==> flow/design.v <==
module a_s(op_a, op_m, as, outp);
   parameter        NBITS = 6;
   input [NBITS:0]  op_a;
   input [NBITS:0]  op_m;
   input            as;
   output [NBITS:0] outp;
   reg [NBITS:0]    outp;
   always @(as or op_a or op_m)
   begin: adder_subt
      if (as == 1'b1)
         outp <= op_a + op_m;
      else
         outp <= op_a - op_m;
   end
endmodule
module div_nr_wsticky(A, B, Q, sticky);
   parameter             NBITS = 6;
   parameter             PBITS = 8;
   input [NBITS-1:0]     A;
   input [NBITS-1:0]     B;
   output [PBITS-1:0]    Q;
   output                sticky;
   parameter [NBITS-1:0] ZEROS = 0;
   reg [NBITS:0]         YY_in[0:PBITS];
   reg [PBITS-1:0]       QQ_in[0:PBITS];
   reg [NBITS:0]         m_cablesIn[0:PBITS];
   wire [NBITS:0]        m_cablesOut[0:PBITS];
   wire [PBITS:0]        a_or_s;
   wire [PBITS-1:0]      QQ;
   wire [NBITS-1:0]      YY;
   wire [NBITS-1:0]      XX;
   assign XX = A;
   assign YY = B;
   assign Q = QQ;
   assign a_or_s[0] = 1'b0;
   always @(*) m_cablesIn[0] <= {1'b0, XX};
   always @(*) YY_in[0] <= {1'b0, YY};
   generate
      begin : xhdl0
         genvar                I;
         for (I = 0; I <= PBITS - 1; I = I + 1)
         begin : divisor
            a_s #(NBITS) int_mod(.op_a(m_cablesIn[I]), .op_m(YY_in[I]), .as(a_or_s[I]), .outp(m_cablesOut[I]));
         end
      end
   endgenerate
   generate
      begin : xhdl1
         genvar                I;
         for (I = 0; I <= PBITS - 1; I = I + 1)
         begin : conex
            assign a_or_s[I + 1] = m_cablesOut[I][NBITS];
            always @(*) m_cablesIn[I + 1] <= {m_cablesOut[I][NBITS - 1:0], 1'b0};
            always @(*) YY_in[I + 1] <= YY_in[I];
            always @(*) QQ_in[I + 1][I] <= a_or_s[I + 1];
            if (I > 0)
            begin : rest
               always @(*) QQ_in[I + 1][I - 1:0] <= QQ_in[I][I - 1:0];
            end
         end
      end
   endgenerate
   generate
      begin : xhdl2
         genvar                I;
         for (I = 0; I <= PBITS - 1; I = I + 1)
         begin : quotient
            assign QQ[I] = (~QQ_in[PBITS][PBITS - 1 - I]);
         end
      end
   endgenerate
   assign sticky = (m_cablesOut[PBITS - 1] == ZEROS) ? 1'b0 : 
                   1'b1;
endmodule
module FP_div(FP_A, FP_B, clk, ce, FP_Z);
   parameter         K = 32;
   parameter         P = 24;
   parameter         E = 8;
   input [K-1:0]     FP_A;
   input [K-1:0]     FP_B;
   input             clk;
   input             ce;
   output [K-1:0]    FP_Z;
   reg [K-1:0]       FP_Z;
   parameter [K-1:0] ZEROS = 1'b0;
   parameter [K-1:0] ONES = 32'hffffffff;
   parameter [E-1:0] BIAS = {1'b0, ONES[E - 2:0]};
   parameter         PBITS = P + 3;
   reg [K-1:0]       A_int;
   reg [K-1:0]       B_int;
   reg [K-1:0]       FP_Z_int;
   wire [E-1:0]      exp_A;
   wire [E-1:0]      exp_B;
   wire [P-1:0]      frac_A;
   wire [P-1:0]      frac_B;
   wire              sign_A;
   wire              sign_B;
   wire              expA_FF;
   wire              expB_FF;
   wire              expA_Z;
   wire              expB_Z;
   wire              fracA_Z;
   wire              fracB_Z;
   wire [E:0]        exp_noBIAS;
   wire [E:0]        exp_Biased;
   wire [E:0]        exp_Biased_Norm;
   wire              isNaN_A;
   wire              isNaN_B;
   wire              isInf_A;
   wire              isInf_B;
   wire              isZero_A;
   wire              isZero_B;
   wire              isNaN;
   wire              isInf;
   wire              isZero;
   wire              sign;
   wire [PBITS-1:0]  frac_div;
   wire [PBITS-1:0]  frac_div_shifted;
   wire [PBITS-2:0]  fr_sh;
   wire [P-2:0]      frac_final;
   wire              underflow;
   wire              overflow;
   wire [E-1:0]      exp_final;
   wire              sticky_bit;
   wire              div_by_zero;
   always @(posedge clk)
      begin
         if (ce == 1'b1)
         begin
            A_int <= FP_A;
            B_int <= FP_B;
         end
      end
   assign sign_A = A_int[K - 1];
   assign sign_B = B_int[K - 1];
   assign exp_A = A_int[K - 2:K - E - 1];
   assign exp_B = B_int[K - 2:K - E - 1];
   assign frac_A = {1'b1, A_int[P - 2:0]};
   assign frac_B = {1'b1, B_int[P - 2:0]};
   assign expA_FF = (A_int[K - 2:K - E - 1] == ONES[K - 2:K - E - 1]) ? 1'b1 : 
                    1'b0;
   assign expB_FF = (B_int[K - 2:K - E - 1] == ONES[K - 2:K - E - 1]) ? 1'b1 : 
                    1'b0;
   assign expA_Z = (A_int[K - 2:K - E - 1] == ZEROS[K - 2:K - E - 1]) ? 1'b1 : 
                   1'b0;
   assign expB_Z = (B_int[K - 2:K - E - 1] == ZEROS[K - 2:K - E - 1]) ? 1'b1 : 
                   1'b0;
   assign fracA_Z = (A_int[P - 2:0] == ZEROS[P - 2:0]) ? 1'b1 : 
                    1'b0;
   assign fracB_Z = (B_int[P - 2:0] == ZEROS[P - 2:0]) ? 1'b1 : 
                    1'b0;
   assign isNaN_A = expA_FF & ((~fracA_Z));
   assign isNaN_B = expB_FF & ((~fracB_Z));
   assign isInf_A = expA_FF;
   assign isInf_B = expB_FF;
   assign isZero_A = expA_Z & fracA_Z;
   assign isZero_B = expB_Z & fracB_Z;
   assign div_by_zero = expB_Z;
   assign isNaN = isNaN_A | isNaN_B;
   assign isInf = isInf_A | isInf_B | div_by_zero;
   assign isZero = isZero_A & (~isZero_B);
   assign exp_noBIAS = ({1'b0, exp_A}) - ({1'b0, exp_B});
   assign exp_Biased = exp_noBIAS + ({1'b0, BIAS});
   assign sign = sign_A ^ sign_B;
   div_nr_wsticky #(P,PBITS) a_div(.A(frac_A), .B(frac_B), .Q(frac_div), .sticky(sticky_bit));
   assign frac_div_shifted = (frac_div[PBITS - 1] == 1'b0) ? {frac_div[PBITS - 2:0], 1'b0} : 
                             frac_div;
   assign exp_Biased_Norm = (frac_div[PBITS - 1] == 1'b0) ? exp_Biased - 1 : 
                            exp_Biased;
   assign exp_final = exp_Biased_Norm[E - 1:0];
   assign overflow = (((exp_Biased_Norm[E:E - 1] == 2'b10) | (exp_Biased_Norm[E:0] == {1'b0, ONES[E - 1:0]}))) ? 1'b1 : 
                     1'b0;
   assign underflow = (((exp_Biased_Norm[E:E - 1] == 2'b11) | (exp_Biased_Norm[E - 1:0] == ZEROS[E - 1:0]))) ? 1'b1 : 
                      1'b0;
   assign fr_sh = frac_div_shifted[PBITS - 2:0];
   assign frac_final = ((fr_sh[2] == 1'b1 & (sticky_bit == 1'b1 | fr_sh[0] == 1'b1 | fr_sh[1] == 1'b1))) ? fr_sh[PBITS - 2:PBITS - P] + 1 : 
                       (((sticky_bit == 1'b1) & (fr_sh[2:0] == 3'b100) & (fr_sh[3] == 1'b1))) ? fr_sh[PBITS - 2:PBITS - P] + 1 : 
                       fr_sh[PBITS - 2:PBITS - P];
   always @(sign or isNaN or isInf or isZero or exp_final or frac_final or underflow or overflow)
   begin: packing
      FP_Z_int[K - 1] <= sign;
      if (isNaN == 1'b1)
      begin
         FP_Z_int[K - 2:P - 1] <= ONES[E - 1:0];
         FP_Z_int[P - 2:0] <= {1'b1, ZEROS[P - 3:0]};
      end
      else if ((isInf == 1'b1) | (overflow == 1'b1))
      begin
         FP_Z_int[K - 2:P - 1] <= ONES[E - 1:0];
         FP_Z_int[P - 2:0] <= ZEROS[P - 2:0];
      end
      else if ((isZero == 1'b1) | (underflow == 1'b1))
      begin
         FP_Z_int[K - 2:P - 1] <= ZEROS[E - 1:0];
         FP_Z_int[P - 2:0] <= ZEROS[P - 2:0];
      end
      else
      begin
         FP_Z_int[K - 2:P - 1] <= exp_final;
         FP_Z_int[P - 2:0] <= frac_final;
      end
   end
   always @(posedge clk)
   begin: final_reg
      begin
         if (ce == 1'b1)
            FP_Z <= FP_Z_int;
      end
   end
endmodule
# Tool chain data of FP_div
# What the tools print for FP_div, step after step.
# Lines are those of the file above, counted from 1.
# Operators carry their Yosys type and port widths (W data, S select, Z words).
# Library cell names are shortened.
inputs:
  top: "FP_div"
  clock: "clk"
  lib: "sky130hd"
  corner: "tt_025C_1v80"

# After elaboration
# Yosys after proc, flatten, opt, wreduce and memory -nomap, before mapping. Print and check cells are not counted. Equal cells are merged and count once.
bits:
  reg_bits: 96
  in_bits: 66
  output_inout_bits: 32
  wordCells: 166
classes:
  add_sub_neg: 57
  eq_ne: 6
  muxes: 42
  n_logic: 47
  reduce_and_logical: 8
op_table:
  columns: ["cell", "count"]
  rows:
  - ["$add A25 B24 Y25", 26]
  - ["$sub A25 B24 Y25", 26]
  - ["$mux W25", 26]
  - ["$mux W23", 4]
  - ["$logic_not A23 Y1", 2]
  - ["$not A1 Y1", 29]
  - ["$mux W26", 1]
  - ["$sub A24 B24 Y25", 1]
  - ["$logic_not A25 Y1", 1]
  - ["$logic_not A8 Y1", 3]
  - ["$add A23 B1 Y23 const B", 1]
  - ["$eq A8 B8 Y1 const B", 2]
  - ["$or A1 B1 Y1", 9]
  - ["$sub A8 B8 Y9", 1]
  - ["$sub A9 B1 Y9 const B", 1]
  - ["$add A9 B7 Y9 const B", 1]
  - ["$eq A9 B8 Y1 const B", 1]
  - ["$mux W9", 1]
  - ["$mux W1", 9]
  - ["$and A1 B1 Y1", 8]
  - ["$mux W8", 1]
  - ["$eq A2 B2 Y1 const B", 2]
  - ["$eq A3 B3 Y1 const B", 1]
  - ["$reduce_or A3 Y1", 1]
  - ["$reduce_or A2 Y1", 1]
  - ["$xor A1 B1 Y1", 1]

# Longest topological paths
# Yosys ltp: most cells in a row. Word level: on the elaborated netlist, between registers, memories and ports. Mapped: between sequential cells and ports; inverters and the memories' decode and read muxes count.
depth:
  depth_word: 62
  abc_area: 0
  depth_mapped: 460
  mapped_depth_nobuf: 441

# Netlist
# The flow's flattened synthesis, as Yosys stat reports it; memories are mapped. The netlist is that of the ABC_AREA named above (0 if unset); the other value can give another one.
types:
  columns: ["cell", "count", "area_total_um2"]
  rows:
  - ["ha_1", 1100, 13763.2]
  - ["xnor2_1", 564, 4.94E+03]
  - ["nor2_1", 1243, 4.67E+03]
  - ["a21oi_1", 794, 3.97E+03]
  - ["edfxtp_1", 96, 2.88E+03]
  - ["mux2i_1", 265, 2.65E+03]
  - ["o21bai_1", 312, 2.34E+03]
  - ["a21o_1", 260, 1.95E+03]
  - ["o21ai_0", 332, 1.66E+03]
  - ["inv_1", 360, 1.35E+03]
  - ["nand2_1", 320, 1.2E+03]
  - ["xor2_1", 110, 963.424]
  - ["nand2b_1", 116, 725.696]
  - ["fa_1", 26, 520.499]
  - ["nor3_1", 90, 450.432]
  - ["nor2b_1", 69, 431.664]
  - ["clkbuf_1", 79, 296.534]
  - ["nand3_1", 55, 275.264]
# Not listed: further types 89, cells in them 715.
mapped:
  cells: 6906
  area_um2: 50872.5
  sequential_area_um2: 2882.8
  flip_flops: 96
# The figures by module come from a second, unflattened synthesis with its own total; it is not the netlist above.
hier_totals:
  hier_cells: 7714
  hier_area_um2: 55191.7
# Rows give one instance, submodules left out.
modules:
  columns: ["module", "n_inst", "n_cells", "mod_area_um2"]
  rows:
  - ["a_s #(NBITS=24)", 27, 269, 1846.8]
  - ["FP_div", 1, 414, 5168.7]
  - ["div_nr_wsticky", 1, 37, 160.2]

# Timing after synthesis
# Path of least setup slack by OpenSTA after synthesis, without wires, with an ideal clock, recovery checks aside; 20% of the period is set as input and as output delay. Where synthesis merged equal registers, the netlist keeps one of their names.
synth_path:
  kind: "reg-to-reg"
  start: "register B_int[2]"
  end: "register FP_Z[18]"
  clock_period_ps: 80000
  launch_ps: 0
  arrival_time_ps: 60649
  slack_ps: 19083
  delay_ps: 60917
  stages: 366
  n_path_buf: 24
  period_less_setup_slack_ps: 60917
# "delay_ps" is the arrival time less input delay plus setup time.
# "stages" counts driving pins, that of a launching flip-flop among them; a cell with two outputs on the path counts twice.
# "period_less_setup_slack_ps" = period - worst setup slack (recovery checks aside). The figure is calculated, with input and output delays left at 20% of the set period.
# Between the ends stands the longest chain of elaborated cells between them, by number of cells; it is not shown to be the way that was timed. Of several equally long chains one is given.
# Each line given opens the expression or statement behind the cell; cells for indexed reads and writes are added by Yosys, which also makes memories of some case tables.
synth_between:
  path_cell_list: "edfxtp_1 inv_1 ha_1 nor2b_1 o31ai_1 nor2b_1 nor2b_1 o21ai_0 nand2b_1 a21o_1 a21oi_1 xnor2_1 ha_1 nor4_1 inv_1 a211oi_1 nor2_1 o31ai_1 [330 not listed] a21o_1 a21o_1 a21o_1 a21o_1 a21o_1 a21o_1 a21o_1 a21o_1 a21oi_1 nor3b_1 o21a_1 nor3_1 xnor2_1 o221ai_1 buf_2 nor4_1 xor2_1 o22ai_1"
  elab_chain_len: 59
  cells_between: 133
  classes_between: "add/sub (54); eq/ne (4); mux (34); logic (37); reduce/logical (4)"
synth_rtl:
  columns: ["item", "line", "text"]
  rows:
  - ["start: declaration", 90, "reg [K-1:0]       B_int;"]
  - ["start: assignment", 131, "B_int <= FP_B;"]
  - ["$sub A24 B24 Y25", 13, "outp <= op_a - op_m;"]
  - ["$sub A25 B24 Y25", 13, null]
  - ["$mux W25", 10, "if (as == 1'b1)"]
  - ["$sub A25 B24 Y25", 13, null]
  - ["$mux W25", 10, null]
  - ["$sub A25 B24 Y25", 13, null]
  - ["$mux W25", 10, null]
  - ["[44 not listed]", null, null]
  - ["$mux W25", 10, null]
  - ["$not A1 Y1", 68, "assign QQ[I] = (~QQ_in[PBITS][PBITS - 1 - I]);"]
  - ["$mux W26", 166, "assign frac_div_shifted = (frac_div[PBITS - 1] == 1'b0) ? {frac_div[PBITS - 2:0], 1'b0} :"]
  - ["$eq A3 B3 Y1", 177, "(((sticky_bit == 1'b1) & (fr_sh[2:0] == 3'b100) & (fr_sh[3] == 1'b1))) ? fr_sh[PBITS - 2:PBITS - P] + 1 :"]
  - ["$and A1 B1 Y1 x2", 177, null]
  - ["$mux W23", 177, null]
  - ["$mux W23", 176, "assign frac_final = ((fr_sh[2] == 1'b1 & (sticky_bit == 1'b1 | fr_sh[0] == 1'b1 | fr_sh[1] == 1'b1))) ? fr_sh[ ..."]
  - ["end: assignment", 207, "FP_Z <= FP_Z_int;"]
  - ["end: declaration", 83, "output [K-1:0]    FP_Z;"]

# Timing after layout
# Path of least setup slack in the final report of run A (OpenROAD, finished layout, wires in). Where an end is a register, its clock arrival counts in the times.
# The path's times are printed in steps of 10 ps; the period is the one set.
layout_path:
  kind: "reg-to-reg"
  start: "register B_int[5]"
  end: "register FP_Z[19]"
  clock_period_ps: 70500
  launch_ps: 410
  arrival_time_ps: 61220
  slack_ps: 9420
  stages: 356
  n_path_buf: 16
# Between the ends stands the longest chain of elaborated cells between them, by number of cells; it is not shown to be the way that was timed. Of several equally long chains one is given.
layout_between:
  path_cell_list: "edfxtp_1 buf_12 clkinvlp_4 buf_12 ha_1 or3_1 o211ai_1 nor2b_1 o21ai_0 nand2b_1 xor2_1 ha_1 nor4_1 inv_1 a211oi_2 nor2_1 o31ai_2 a21oi_1 [320 not listed] a21o_1 a21o_1 a21o_1 a21o_1 a21o_1 a21o_1 a21o_1 a21o_1 a21oi_4 nor3b_1 o21a_1 nor3_4 xor2_1 a211oi_4 buf_6 nor4b_4 xor2_1 o22ai_2"
  elab_chain_len: 59
  cells_between: 134
  classes_between: "add/sub (54); eq/ne (4); mux (34); logic (38); reduce/logical (4)"
layout_rtl:
  columns: ["item", "line", "text"]
  rows:
  - ["start: declaration", 90, "reg [K-1:0]       B_int;"]
  - ["start: assignment", 131, "B_int <= FP_B;"]
  - ["$sub A24 B24 Y25", 13, "outp <= op_a - op_m;"]
  - ["$sub A25 B24 Y25", 13, null]
  - ["$mux W25", 10, "if (as == 1'b1)"]
  - ["$sub A25 B24 Y25", 13, null]
  - ["$mux W25", 10, null]
  - ["$sub A25 B24 Y25", 13, null]
  - ["$mux W25", 10, null]
  - ["[44 not listed]", null, null]
  - ["$mux W25", 10, null]
  - ["$not A1 Y1", 68, "assign QQ[I] = (~QQ_in[PBITS][PBITS - 1 - I]);"]
  - ["$mux W26", 166, "assign frac_div_shifted = (frac_div[PBITS - 1] == 1'b0) ? {frac_div[PBITS - 2:0], 1'b0} :"]
  - ["$eq A3 B3 Y1", 177, "(((sticky_bit == 1'b1) & (fr_sh[2:0] == 3'b100) & (fr_sh[3] == 1'b1))) ? fr_sh[PBITS - 2:PBITS - P] + 1 :"]
  - ["$and A1 B1 Y1 x2", 177, null]
  - ["$mux W23", 177, null]
  - ["$mux W23", 176, "assign frac_final = ((fr_sh[2] == 1'b1 & (sticky_bit == 1'b1 | fr_sh[0] == 1'b1 | fr_sh[1] == 1'b1))) ? fr_sh[ ..."]
  - ["end: assignment", 207, "FP_Z <= FP_Z_int;"]
  - ["end: declaration", 83, "output [K-1:0]    FP_Z;"]

Memo
Re: implementation data of FP_div

Top module FP_div; platform sky130hd; tools Yosys and OpenROAD; 3 stored runs in no particular order. Input and output delays are each 20% of the period that was set; the output load is 0.01 pF.
"worst_path_allowed_less_slack_ps" means the part of the period allowed to the worst setup path (the constraints hold back 20% at inputs and 20% at outputs) less its slack; where the path has registers, the arrival times of their clocks count too.
"worst_path_allowed_less_slack_ps" is known to 10 ps.

--- run A ---
==> flow/run.sh <==
#!/bin/bash
# the make line also repeats the synthesis and layout settings of config.mk as NAME=value (left out here)
make -C /OpenROAD-flow-scripts/flow DESIGN_CONFIG=/design/flow/config.mk WORK_HOME=/design/flow/orfs CLKGATE_MAP_FILE= finish
==> flow/config.mk <==
export PLATFORM = sky130hd
export DESIGN_NAME = FP_div
export DESIGN_NICKNAME = FP_div
export VERILOG_FILES = /design/flow/design.v
export SDC_FILE = /design/flow/constraint.sdc
export NUM_CORES = 4
export LEC_CHECK = 0
export CAP_MARGIN = 20
export CORE_MARGIN = 2
export CORE_UTILIZATION = 45
export PLACE_DENSITY = 0.6
export SETUP_SLACK_MARGIN = 5.0
export SLEW_MARGIN = 20
==> flow/constraint.sdc <==
create_clock -name core_clock -period 70.5 [get_ports {clk}]
set_input_delay 14.1000 -clock core_clock [delete_from_list [all_inputs] [get_ports {clk}]]
set_output_delay 14.1000 -clock core_clock [all_outputs]
set_load 0.01 [all_outputs]

==> results, as YAML <==
results:
  worst_path_allowed_less_slack_ps: 61080
  path_kind: "reg-to-reg"
  finalUtil_pct: 50.7
  hold_worst_slack_ps: 573
  synth_area_um2: 50872.5
  worst_setup_slack_ps: 9424
  design_die_area_um2: 115756.0

--- run B ---
==> flow/run.sh <==
#!/bin/bash
# the make line also repeats the synthesis and layout settings of config.mk as NAME=value (left out here)
make -C /OpenROAD-flow-scripts/flow DESIGN_CONFIG=/design/flow/config.mk WORK_HOME=/design/flow/orfs CLKGATE_MAP_FILE= finish
==> flow/config.mk <==
export PLATFORM = sky130hd
export DESIGN_NAME = FP_div
export DESIGN_NICKNAME = FP_div
export VERILOG_FILES = /design/flow/design.v
export SDC_FILE = /design/flow/constraint.sdc
export NUM_CORES = 4
export LEC_CHECK = 0
export ABC_AREA = 1
export CAP_MARGIN = 30
export CORE_ASPECT_RATIO = 1.01
export CORE_MARGIN = 6
export CORE_UTILIZATION = 22
export CTS_CLUSTER_DIAMETER = 257
export CTS_CLUSTER_SIZE = 61
export GPL_ROUTABILITY_DRIVEN = 0
export GPL_TIMING_DRIVEN = 0
export HOLD_SLACK_MARGIN = -0.07
export MAX_ROUTING_LAYER = met4
export MIN_ROUTING_LAYER = met1
export PLACE_DENSITY_LB_ADDON = 0.03
export SETUP_SLACK_MARGIN = -1.3
export SLEW_MARGIN = 35
==> flow/constraint.sdc <==
create_clock -name core_clock -period 101.0 [get_ports {clk}]
set_input_delay 20.2000 -clock core_clock [delete_from_list [all_inputs] [get_ports {clk}]]
set_output_delay 20.2000 -clock core_clock [all_outputs]
set_load 0.01 [all_outputs]

==> results, as YAML <==
results:
  worst_setup_slack_ps: 38577
  worst_path_allowed_less_slack_ps: 62420
  path_kind: "reg-to-reg"
  finalUtil_pct: 25.1
  synth_area_um2: 56354.0
  design_die_area_um2: 268445.0
  hold_worst_slack_ps: 566

--- run C ---
==> flow/run.sh <==
#!/bin/bash
# the make line also repeats the synthesis and layout settings of config.mk as NAME=value (left out here)
make -C /OpenROAD-flow-scripts/flow DESIGN_CONFIG=/design/flow/config.mk WORK_HOME=/design/flow/orfs CLKGATE_MAP_FILE= finish
==> flow/config.mk <==
export PLATFORM = sky130hd
export DESIGN_NAME = FP_div
export DESIGN_NICKNAME = FP_div
export VERILOG_FILES = /design/flow/design.v
export SDC_FILE = /design/flow/constraint.sdc
export NUM_CORES = 4
export LEC_CHECK = 0
export CAP_MARGIN = 20
export CORE_MARGIN = 2
export CORE_UTILIZATION = 38
export PLACE_DENSITY = 0.6
export SLEW_MARGIN = 20
==> flow/constraint.sdc <==
create_clock -name core_clock -period 70.5 [get_ports {clk}]
set_input_delay 14.1000 -clock core_clock [delete_from_list [all_inputs] [get_ports {clk}]]
set_output_delay 14.1000 -clock core_clock [all_outputs]
set_load 0.01 [all_outputs]

==> results, as YAML <==
results:
  worst_setup_slack_ps: 5712
  worst_path_allowed_less_slack_ps: 64790
  path_kind: "reg-to-reg"
  synth_area_um2: 50872.5
  finalUtil_pct: 41.3
  design_die_area_um2: 136819.0
  hold_worst_slack_ps: 563
